==> flow/design.v <==
module SatTruncFP
  #(
    parameter	NB_XI  	= 20,
    parameter	NBF_XI	= 12,
    parameter	NB_XO	= 8,
    parameter	NBF_XO	= 6
    )
   (
    input [(NB_XI)-1:0]  i_data,
    output [(NB_XO)-1:0] o_data
    );
   localparam	NBI_XI	=	NB_XI	-	NBF_XI;
   localparam	NBI_XO	=	NB_XO	-	NBF_XO;
   wire [NB_XO-1:0] 	 aux_Sat;
   wire [NBF_XO-1:0] 	 aux_trunc;
   wire 		 condicion;
   wire [NB_XO-1:0] 	 resultado1;
   wire [NB_XO-1:0] 	 resultado2;
	generate
	   if (NBF_XI >= NBF_XO)
	     begin
		assign	aux_trunc = i_data[(NBF_XI-1):(NBF_XI - NBF_XO)];
	     end
	   else
	     begin
		assign	aux_trunc = {i_data[NBF_XI-1:0],{(NBF_XO - NBF_XI){1'b0}}};
	     end
	   if (NBI_XI > NBI_XO)
	     begin
		assign	condicion		=	(i_data[(NB_XI-2)-:(NBI_XI-NBI_XO)] == {(NBI_XI-NBI_XO){i_data[NB_XI-1]}});
		assign	resultado1		=	{i_data[(NB_XI-1)],{(NB_XO-1){~i_data[(NB_XI-1)]}}};
		assign	resultado2		=	{i_data[(NB_XI-1)],i_data[NBF_XI +:NBI_XO-1],aux_trunc};
		assign	aux_Sat			=	condicion	?	resultado2	:	resultado1;
	     end
	   else
	     begin
		if (NBI_XO == NBI_XI)
                  assign  aux_Sat = {i_data[(NB_XI-1)-:NBI_XI],aux_trunc};
		else
		  assign  aux_Sat	= {{(NBI_XO - NBI_XI){i_data[NB_XI-1]}},i_data[(NB_XI-1)-:NBI_XI],aux_trunc};
	     end
	endgenerate
   assign	o_data=aux_Sat;
endmodule
module filtro_fir
  #(
    parameter WW_INPUT  = 8,
    parameter WW_OUTPUT = 8
    ) 
   (
    input 			  clk,
    input 			  i_en,
    input 			  i_srst,
    input signed [ WW_INPUT-1:0]  i_data,
    output signed [WW_OUTPUT-1:0] o_data
    );
  localparam WW_COEFF = 8;
   reg  signed [WW_INPUT           -1:0] register [14:1];
   wire signed [         WW_COEFF  -1:0] coeff    [14:0];
   wire signed [WW_INPUT+WW_COEFF  -1:0] prod     [14:0];
   wire signed [WW_INPUT+WW_COEFF+1-1:0] sum      [8:1]; 
   wire signed [WW_INPUT+WW_COEFF+2-1:0] sum1     [4:1]; 
   wire signed [WW_INPUT+WW_COEFF+3-1:0] sum2     [2:1]; 
   wire signed [WW_INPUT+WW_COEFF+4-1:0] sum3; 
   reg signed [WW_INPUT+WW_COEFF   -1:0] prod_d   [14:0];
   reg signed [WW_INPUT+WW_COEFF+4 -1:0] sum3_d;
   reg signed [WW_INPUT+WW_COEFF+1 -1:0] sum_d    [8:1];
    assign coeff[ 0] = 8'hFF;
    assign coeff[ 1] = 8'hFF;
    assign coeff[ 2] = 8'hFF;
    assign coeff[ 3] = 8'h00;
    assign coeff[ 4] = 8'h03;
    assign coeff[ 5] = 8'h08;
    assign coeff[ 6] = 8'h0D;
    assign coeff[ 7] = 8'h10;
    assign coeff[ 8] = 8'h0D;
    assign coeff[ 9] = 8'h08;
    assign coeff[10] = 8'h03;
    assign coeff[11] = 8'h00;
    assign coeff[12] = 8'hFF;
    assign coeff[13] = 8'hFF;
    assign coeff[14] = 8'hFF;
  always @(posedge clk) begin
    if (i_srst == 1'b1) begin
      register[ 1] <= {WW_INPUT{1'b0}};
      register[ 2] <= {WW_INPUT{1'b0}};
      register[ 3] <= {WW_INPUT{1'b0}};
      register[ 4] <= {WW_INPUT{1'b0}};
      register[ 5] <= {WW_INPUT{1'b0}};
      register[ 6] <= {WW_INPUT{1'b0}};
      register[ 7] <= {WW_INPUT{1'b0}};
      register[ 8] <= {WW_INPUT{1'b0}};
      register[ 9] <= {WW_INPUT{1'b0}};
      register[10] <= {WW_INPUT{1'b0}};
      register[11] <= {WW_INPUT{1'b0}};
      register[12] <= {WW_INPUT{1'b0}};
      register[13] <= {WW_INPUT{1'b0}};
      register[14] <= {WW_INPUT{1'b0}};
    end else begin
      if (i_en == 1'b1) begin
        register[ 1] <= i_data;
        register[ 2] <= register[ 1];
        register[ 3] <= register[ 2];
        register[ 4] <= register[ 3];
        register[ 5] <= register[ 4];
        register[ 6] <= register[ 5];
        register[ 7] <= register[ 6];
        register[ 8] <= register[ 7];
        register[ 9] <= register[ 8];
        register[10] <= register[ 9];
        register[11] <= register[10];
        register[12] <= register[11];
        register[13] <= register[12];
	    register[14] <= register[13];
      end
    end
  end
  assign prod[ 0] = coeff[ 0] * i_data;
  assign prod[ 1] = coeff[ 1] * register[ 1];
  assign prod[ 2] = coeff[ 2] * register[ 2];
  assign prod[ 3] = coeff[ 3] * register[ 3];
  assign prod[ 4] = coeff[ 4] * register[ 4];
  assign prod[ 5] = coeff[ 5] * register[ 5];
  assign prod[ 6] = coeff[ 6] * register[ 6];
  assign prod[ 7] = coeff[ 7] * register[ 7];
  assign prod[ 8] = coeff[ 8] * register[ 8];
  assign prod[ 9] = coeff[ 9] * register[ 9];
  assign prod[10] = coeff[10] * register[10];
  assign prod[11] = coeff[11] * register[11];
  assign prod[12] = coeff[12] * register[12];
  assign prod[13] = coeff[13] * register[13];
  assign prod[14] = coeff[14] * register[14];
  always@(posedge clk) begin
    prod_d[ 0] <= prod[ 0];
    prod_d[ 1] <= prod[ 1];
    prod_d[ 2] <= prod[ 2];
    prod_d[ 3] <= prod[ 3];
    prod_d[ 4] <= prod[ 4];
    prod_d[ 5] <= prod[ 5];
    prod_d[ 6] <= prod[ 6];
    prod_d[ 7] <= prod[ 7];
    prod_d[ 8] <= prod[ 8];
    prod_d[ 9] <= prod[ 9];
    prod_d[10] <= prod[10];
    prod_d[11] <= prod[11];
    prod_d[12] <= prod[12];
    prod_d[13] <= prod[13];
    prod_d[14] <= prod[14];
  end
  assign sum[ 1] = prod_d[ 0] + prod_d[ 1]; 
  assign sum[ 2] = prod_d[ 2] + prod_d[ 3];
  assign sum[ 3] = prod_d[ 4] + prod_d[ 5];
  assign sum[ 4] = prod_d[ 6] + prod_d[ 7];
  assign sum[ 5] = prod_d[08] + prod_d[ 9];
  assign sum[ 6] = prod_d[10] + prod_d[11];
  assign sum[ 7] = prod_d[12] + prod_d[13];
  assign sum[ 8] = {prod_d[14][WW_INPUT+WW_COEFF-1],prod_d[14]};
  always@(posedge clk) begin
    sum_d[1] <= sum[1];
    sum_d[2] <= sum[2];
    sum_d[3] <= sum[3];
    sum_d[4] <= sum[4];
    sum_d[5] <= sum[5];
    sum_d[6] <= sum[6];
    sum_d[7] <= sum[7];
    sum_d[8] <= sum[8];
  end
  assign sum1[ 1] = sum_d[ 1] + sum_d[ 2]; 
  assign sum1[ 2] = sum_d[ 3] + sum_d[ 4];
  assign sum1[ 3] = sum_d[ 5] + sum_d[ 6];
  assign sum1[ 4] = sum_d[ 7] + sum_d[ 8];
  assign sum2[ 1] = sum1[ 1] + sum1[ 2]; 
  assign sum2[ 2] = sum1[ 3] + sum1[ 4];
  assign sum3 = sum2[ 1] + sum2[ 2]; 
  always@(posedge clk)
    sum3_d <= sum3;
  SatTruncFP
	inst_SatTruncFP_dataB
	(
	  .i_data(	sum3_d	),
	  .o_data(	o_data	)
	);
endmodule
Reports on filtro_fir. What the tools print for filtro_fir, step after step. Lines are those of the file above, counted from 1. Operators carry their Yosys type and port widths (W data, S select, Z words). The mark -- stands for no value.

Top: filtro_fir. Clock port: clk. Cell library: sky130hd. Library corner: tt_025C_1v80.

Elaborated design. Counts by Yosys on the flattened word-level netlist (proc, flatten, opt, wreduce). Print and check cells are left out. Cells with the same type and inputs are merged into one.

The figure for multiply operators is 4. Under multiplexer cells stands 1. Add/subtract/negate cells: 18. Under eq/ne operators stands 1. For bitwise logic cells the number is 1.

Operator list (count): $mul A5 B8 Y13 const A (2); $neg A8 Y16 (6); $mul A3 B8 Y11 const A (2); $add A18 B18 Y19 (2); $add A17 B16 Y18 (2); $add A16 B16 Y17 (2); $add A19 B19 Y20 (1); $add A17 B11 Y18 (1); $add A17 B17 Y18 (1); $add A13 B11 Y14 (1); $add A13 B12 Y14 (1); $add A11 B11 Y12 (1); $mux W7 (1); $eq A6 B6 Y1 (1); $not A1 Y1 (1).

Register bits after elaboration: 428.

Longest topological paths. Depth = most cells in a row (Yosys ltp): at word level without a register or memory, in the mapped netlist without a sequential cell, where the memories' decode and read muxes count.

Word-level depth: 3. ABC_AREA: 0. Mapped depth: 16. For depth with buffers taken out the number is 16.

Synthesis result. Source: synth_stat.txt of the flow (Yosys; design flattened, memories mapped). It holds for the ABC_AREA given above (unset counts as 0); a run with the other value may have another netlist.

For buffer cells the number is 38. Mapped area: 18939.4 um2. The figure for sequential part of the area is 8227.9 um2. The entry for flip-flops reads 411. Mapped cells: 1818.

Cell types (count): sky130_fd_sc_hd__dfxtp_1 (411); sky130_fd_sc_hd__fa_1 (121); sky130_fd_sc_hd__ha_1 (163); sky130_fd_sc_hd__inv_1 (337); sky130_fd_sc_hd__mux2i_1 (113); sky130_fd_sc_hd__xnor2_1 (86); sky130_fd_sc_hd__nor2_1 (166); sky130_fd_sc_hd__a21oi_1 (102); sky130_fd_sc_hd__xor2_1 (36); sky130_fd_sc_hd__o21ai_0 (39); sky130_fd_sc_hd__nand2_1 (44); sky130_fd_sc_hd__a21o_1 (17); sky130_fd_sc_hd__clkbuf_1 (27); sky130_fd_sc_hd__nor3_1 (19); sky130_fd_sc_hd__o21bai_1 (12); sky130_fd_sc_hd__nand2b_1 (14); sky130_fd_sc_hd__nor2b_1 (13); sky130_fd_sc_hd__o21a_1 (10).

Other cell types: 34; their cells: 88. The figures by module come from a second, unflattened synthesis with its own total; it is not the netlist above.

For cells (unflattened synthesis) the number is 1916. Under area (unflattened synthesis) stands 19656.4 um2.

Each row is one instance without its submodules.

Modules: filtro_fir (times used 1, cells 1894, area 19451.2 um2); SatTruncFP (times used 1, cells 22, area 205.2 um2).

Timing after synthesis. OpenSTA on the mapped netlist: ideal clock, no wires. The path of least setup slack (recovery checks aside). Input and output delay are each 20% of the period. Register names are those of the netlist, which keeps one name where synthesis merged equal registers.

Kind: register -> register. Start point: reg sum_d[1][9]. End point: reg sum3_d[18]. The figure for path slack is 1060 ps. The figure for period is 5500 ps. Under data required time stands 5405 ps. For stages on the path the number is 17. Path buffers: 0. The entry for path delay reads 4440 ps. Under setup time stands 95 ps. The figure for arrival time is 4345 ps. Under synthesis period reached stands 4440 ps.

"path delay" is the arrival time less input delay plus setup time. "stages on the path" counts driving pins, that of a launching flip-flop among them; a cell with two outputs on the path counts twice. "synthesis period reached" = period - worst setup slack (recovery checks aside). The figure is calculated, with input and output delays left at 20% of the set period. Between the ends stands the longest chain of elaborated cells between them, by number of cells; it is not shown to be the way that was timed. Of several equally long chains one is given. Each line given opens the expression or statement behind the cell; cells for indexed reads and writes are added by Yosys, which also makes memories of some case tables.

Cells stage by stage: sky130_fd_sc_hd__dfxtp_1 sky130_fd_sc_hd__inv_1 sky130_fd_sc_hd__fa_1 sky130_fd_sc_hd__inv_1 sky130_fd_sc_hd__fa_1 sky130_fd_sc_hd__fa_1 sky130_fd_sc_hd__inv_1 sky130_fd_sc_hd__fa_1 sky130_fd_sc_hd__inv_1 sky130_fd_sc_hd__ha_1 sky130_fd_sc_hd__a21oi_1 sky130_fd_sc_hd__o2111ai_1 sky130_fd_sc_hd__a31oi_1 sky130_fd_sc_hd__o41ai_2 sky130_fd_sc_hd__o21ai_1 sky130_fd_sc_hd__or4b_2 sky130_fd_sc_hd__o311ai_1. For length of the longest elaborated chain the number is 3. Under elaborated cells on any way between the ends stands 3. Those cells by class: 3 x add/sub.

Ends and longest elaborated chain, after synthesis: start: declaration (line 67) `reg signed [WW_INPUT+WW_COEFF+1 -1:0] sum_d    [8:1];`; start: assignment (line 159) `sum_d[1] <= sum[1];`; $add A17 B16 Y18 (line 168) `assign sum1[ 1] = sum_d[ 1] + sum_d[ 2];`; $add A18 B18 Y19 (line 172) `assign sum2[ 1] = sum1[ 1] + sum1[ 2];`; $add A19 B19 Y20 (line 174) `assign sum3 = sum2[ 1] + sum2[ 2];`; end: assignment (line 176) `sum3_d <= sum3;`; end: declaration (line 66) `reg signed [WW_INPUT+WW_COEFF+4 -1:0] sum3_d;`.

Path in the finished layout. From the final timing report of flow run 1: the path of least setup slack in the routed layout; clock arrival at registers is part of the times. The report prints the path's times to 10 ps; the period is as set.

Kind: register -> register. Start point: reg sum_d[4][3]. End point: reg sum3_d[18]. The figure for arrival time is 4890 ps. For stages on the path the number is 18. Under setup time stands 70 ps. The figure for period is 3480 ps. Path buffers: 1. The figure for path slack is -940 ps. Under data required time stands 3950 ps.

Between the ends stands the longest chain of elaborated cells between them, by number of cells; it is not shown to be the way that was timed. Of several equally long chains one is given.

Cells stage by stage: sky130_fd_sc_hd__dfxtp_2 sky130_fd_sc_hd__inv_2 sky130_fd_sc_hd__fa_1 sky130_fd_sc_hd__inv_2 sky130_fd_sc_hd__fa_1 sky130_fd_sc_hd__fa_1 sky130_fd_sc_hd__inv_2 sky130_fd_sc_hd__fa_1 sky130_fd_sc_hd__inv_1 sky130_fd_sc_hd__ha_1 sky130_fd_sc_hd__nand2b_1 sky130_fd_sc_hd__o211ai_1 sky130_fd_sc_hd__buf_4 sky130_fd_sc_hd__nand2_4 sky130_fd_sc_hd__o41ai_4 sky130_fd_sc_hd__o21ai_2 sky130_fd_sc_hd__nor2b_2 sky130_fd_sc_hd__o311ai_2. For length of the longest elaborated chain the number is 3. Under elaborated cells on any way between the ends stands 3. Those cells by class: 3 x add/sub.

Ends and longest elaborated chain, after layout: start: declaration (line 67) `reg signed [WW_INPUT+WW_COEFF+1 -1:0] sum_d    [8:1];`; start: assignment (line 162) `sum_d[4] <= sum[4];`; $add A17 B17 Y18 (line 169) `assign sum1[ 2] = sum_d[ 3] + sum_d[ 4];`; $add A18 B18 Y19 (line 172) `assign sum2[ 1] = sum1[ 1] + sum1[ 2];`; $add A19 B19 Y20 (line 174) `assign sum3 = sum2[ 1] + sum2[ 2];`; end: assignment (line 176) `sum3_d <= sum3;`; end: declaration (line 66) `reg signed [WW_INPUT+WW_COEFF+4 -1:0] sum3_d;`.

Settings and measured results of 6 stored flow runs for module filtro_fir (sky130hd), not sorted in any way. The constraints put input and output delay at 20% of the set period each and load the outputs with 0.01 pF. By "worst path time" is meant the share of the clock period that the worst setup path is allowed (20% is reserved at inputs, 20% at outputs), minus its slack. Clock arrival times at its registers enter into it. "worst path time" is given in steps of 10 ps.

Flow run 1 has these settings: CELL_PAD_IN_SITES_GLOBAL_PLACEMENT 0; CORE_ASPECT_RATIO 0.7; CORE_UTILIZATION 48; CTS_CLUSTER_DIAMETER 261; CTS_CLUSTER_SIZE 61; MIN_ROUTING_LAYER met2; PLACE_DENSITY 0.85; SETUP_SLACK_MARGIN 0.17; period_ns 3.48; CAP_MARGIN 20; CORE_MARGIN 2; SLEW_MARGIN 20. The measured mapped cell area after synthesis is 18939.4 um2. The full die area comes to 41086.4 um2. For the standard-cell area after layout the run shows 20746.1 um2. The worst setup slack after layout is -941 ps. The sum of negative setup slack comes to -10464 ps. The smallest hold slack stands at 328 ps. The worst path time reads 4420 ps. Kind of the worst setup path: register -> register.

Flow run 2 has these settings: ABC_AREA 1; CELL_PAD_IN_SITES_GLOBAL_PLACEMENT 2; CORE_UTILIZATION 15; GPL_ROUTABILITY_DRIVEN 1; HOLD_SLACK_MARGIN 0.23; PLACE_DENSITY_LB_ADDON 0.17; SETUP_SLACK_MARGIN 0.72; SLEW_MARGIN 25; TNS_END_PERCENT 65; period_ns 4.13; CAP_MARGIN 20; CORE_MARGIN 2. The measured mapped cell area after synthesis is 19515.0 um2. The full die area comes to 133002.0 um2. For the standard-cell area after layout the run shows 24342.1 um2. The worst setup slack after layout is 456 ps. The sum of negative setup slack comes to 0 ps. The smallest hold slack stands at 323 ps. The worst path time reads 3670 ps. Kind of the worst setup path: register -> register.

Flow run 3 has these settings: ABC_AREA 1; CAP_MARGIN 20; CELL_PAD_IN_SITES_GLOBAL_PLACEMENT 0; CORE_ASPECT_RATIO 0.68; CORE_MARGIN 10; CORE_UTILIZATION 68; CTS_CLUSTER_SIZE 63; GPL_ROUTABILITY_DRIVEN 0; GPL_TIMING_DRIVEN 1; HOLD_SLACK_MARGIN 0.21; MAX_ROUTING_LAYER met4; MIN_ROUTING_LAYER met1; SETUP_SLACK_MARGIN 0.46; SLEW_MARGIN 5; TNS_END_PERCENT 50; period_ns 4.36. The measured mapped cell area after synthesis is 19515.0 um2. The full die area comes to 36000.8 um2. For the standard-cell area after layout the run shows 21634.5 um2. The worst setup slack after layout is 488 ps. The sum of negative setup slack comes to 0 ps. The smallest hold slack stands at 327 ps. The worst path time reads 3870 ps. Kind of the worst setup path: register -> register.

Flow run 4 has these settings: ABC_AREA 1; CAP_MARGIN 15; CELL_PAD_IN_SITES_DETAIL_PLACEMENT 1; CORE_ASPECT_RATIO 1.32; CORE_UTILIZATION 45; CTS_CLUSTER_SIZE 65; MAX_ROUTING_LAYER met4; PLACE_DENSITY_LB_ADDON 0.22; SETUP_SLACK_MARGIN -0.51; SLEW_MARGIN 10; TNS_END_PERCENT 35; period_ns 5.5; CORE_MARGIN 2. The measured mapped cell area after synthesis is 19515.0 um2. The full die area comes to 45064.2 um2. For the standard-cell area after layout the run shows 21703.3 um2. The worst setup slack after layout is 1382 ps. The sum of negative setup slack comes to 0 ps. The smallest hold slack stands at 323 ps. The worst path time reads 4120 ps. Kind of the worst setup path: register -> register.

Flow run 5 has these settings: CELL_PAD_IN_SITES_DETAIL_PLACEMENT 0; CORE_UTILIZATION 49; CTS_CLUSTER_DIAMETER 252; CTS_CLUSTER_SIZE 39; GPL_ROUTABILITY_DRIVEN 0; MIN_ROUTING_LAYER met1; PLACE_DENSITY 0.81; SETUP_SLACK_MARGIN 1.79; SLEW_MARGIN 5; period_ns 6.63; CAP_MARGIN 20; CORE_MARGIN 2. The measured mapped cell area after synthesis is 18939.4 um2. The full die area comes to 40240.4 um2. For the standard-cell area after layout the run shows 20108.0 um2. The worst setup slack after layout is 1953 ps. The sum of negative setup slack comes to 0 ps. The smallest hold slack stands at 320 ps. The worst path time reads 4680 ps. Kind of the worst setup path: register -> register.

Flow run 6 has these settings: ABC_AREA 1; CAP_MARGIN 20; CELL_PAD_IN_SITES_GLOBAL_PLACEMENT 1; CORE_ASPECT_RATIO 0.68; CORE_MARGIN 10; CORE_UTILIZATION 68; CTS_CLUSTER_SIZE 63; GPL_ROUTABILITY_DRIVEN 0; MAX_ROUTING_LAYER met4; MIN_ROUTING_LAYER met1; SETUP_SLACK_MARGIN 0.69; SLEW_MARGIN 5; period_ns 4.36. The measured mapped cell area after synthesis is 19515.0 um2. The full die area comes to 36000.8 um2. For the standard-cell area after layout the run shows 22031.1 um2. The worst setup slack after layout is 562 ps. The sum of negative setup slack comes to 0 ps. The smallest hold slack stands at 327 ps. The worst path time reads 3800 ps. Kind of the worst setup path: register -> register.
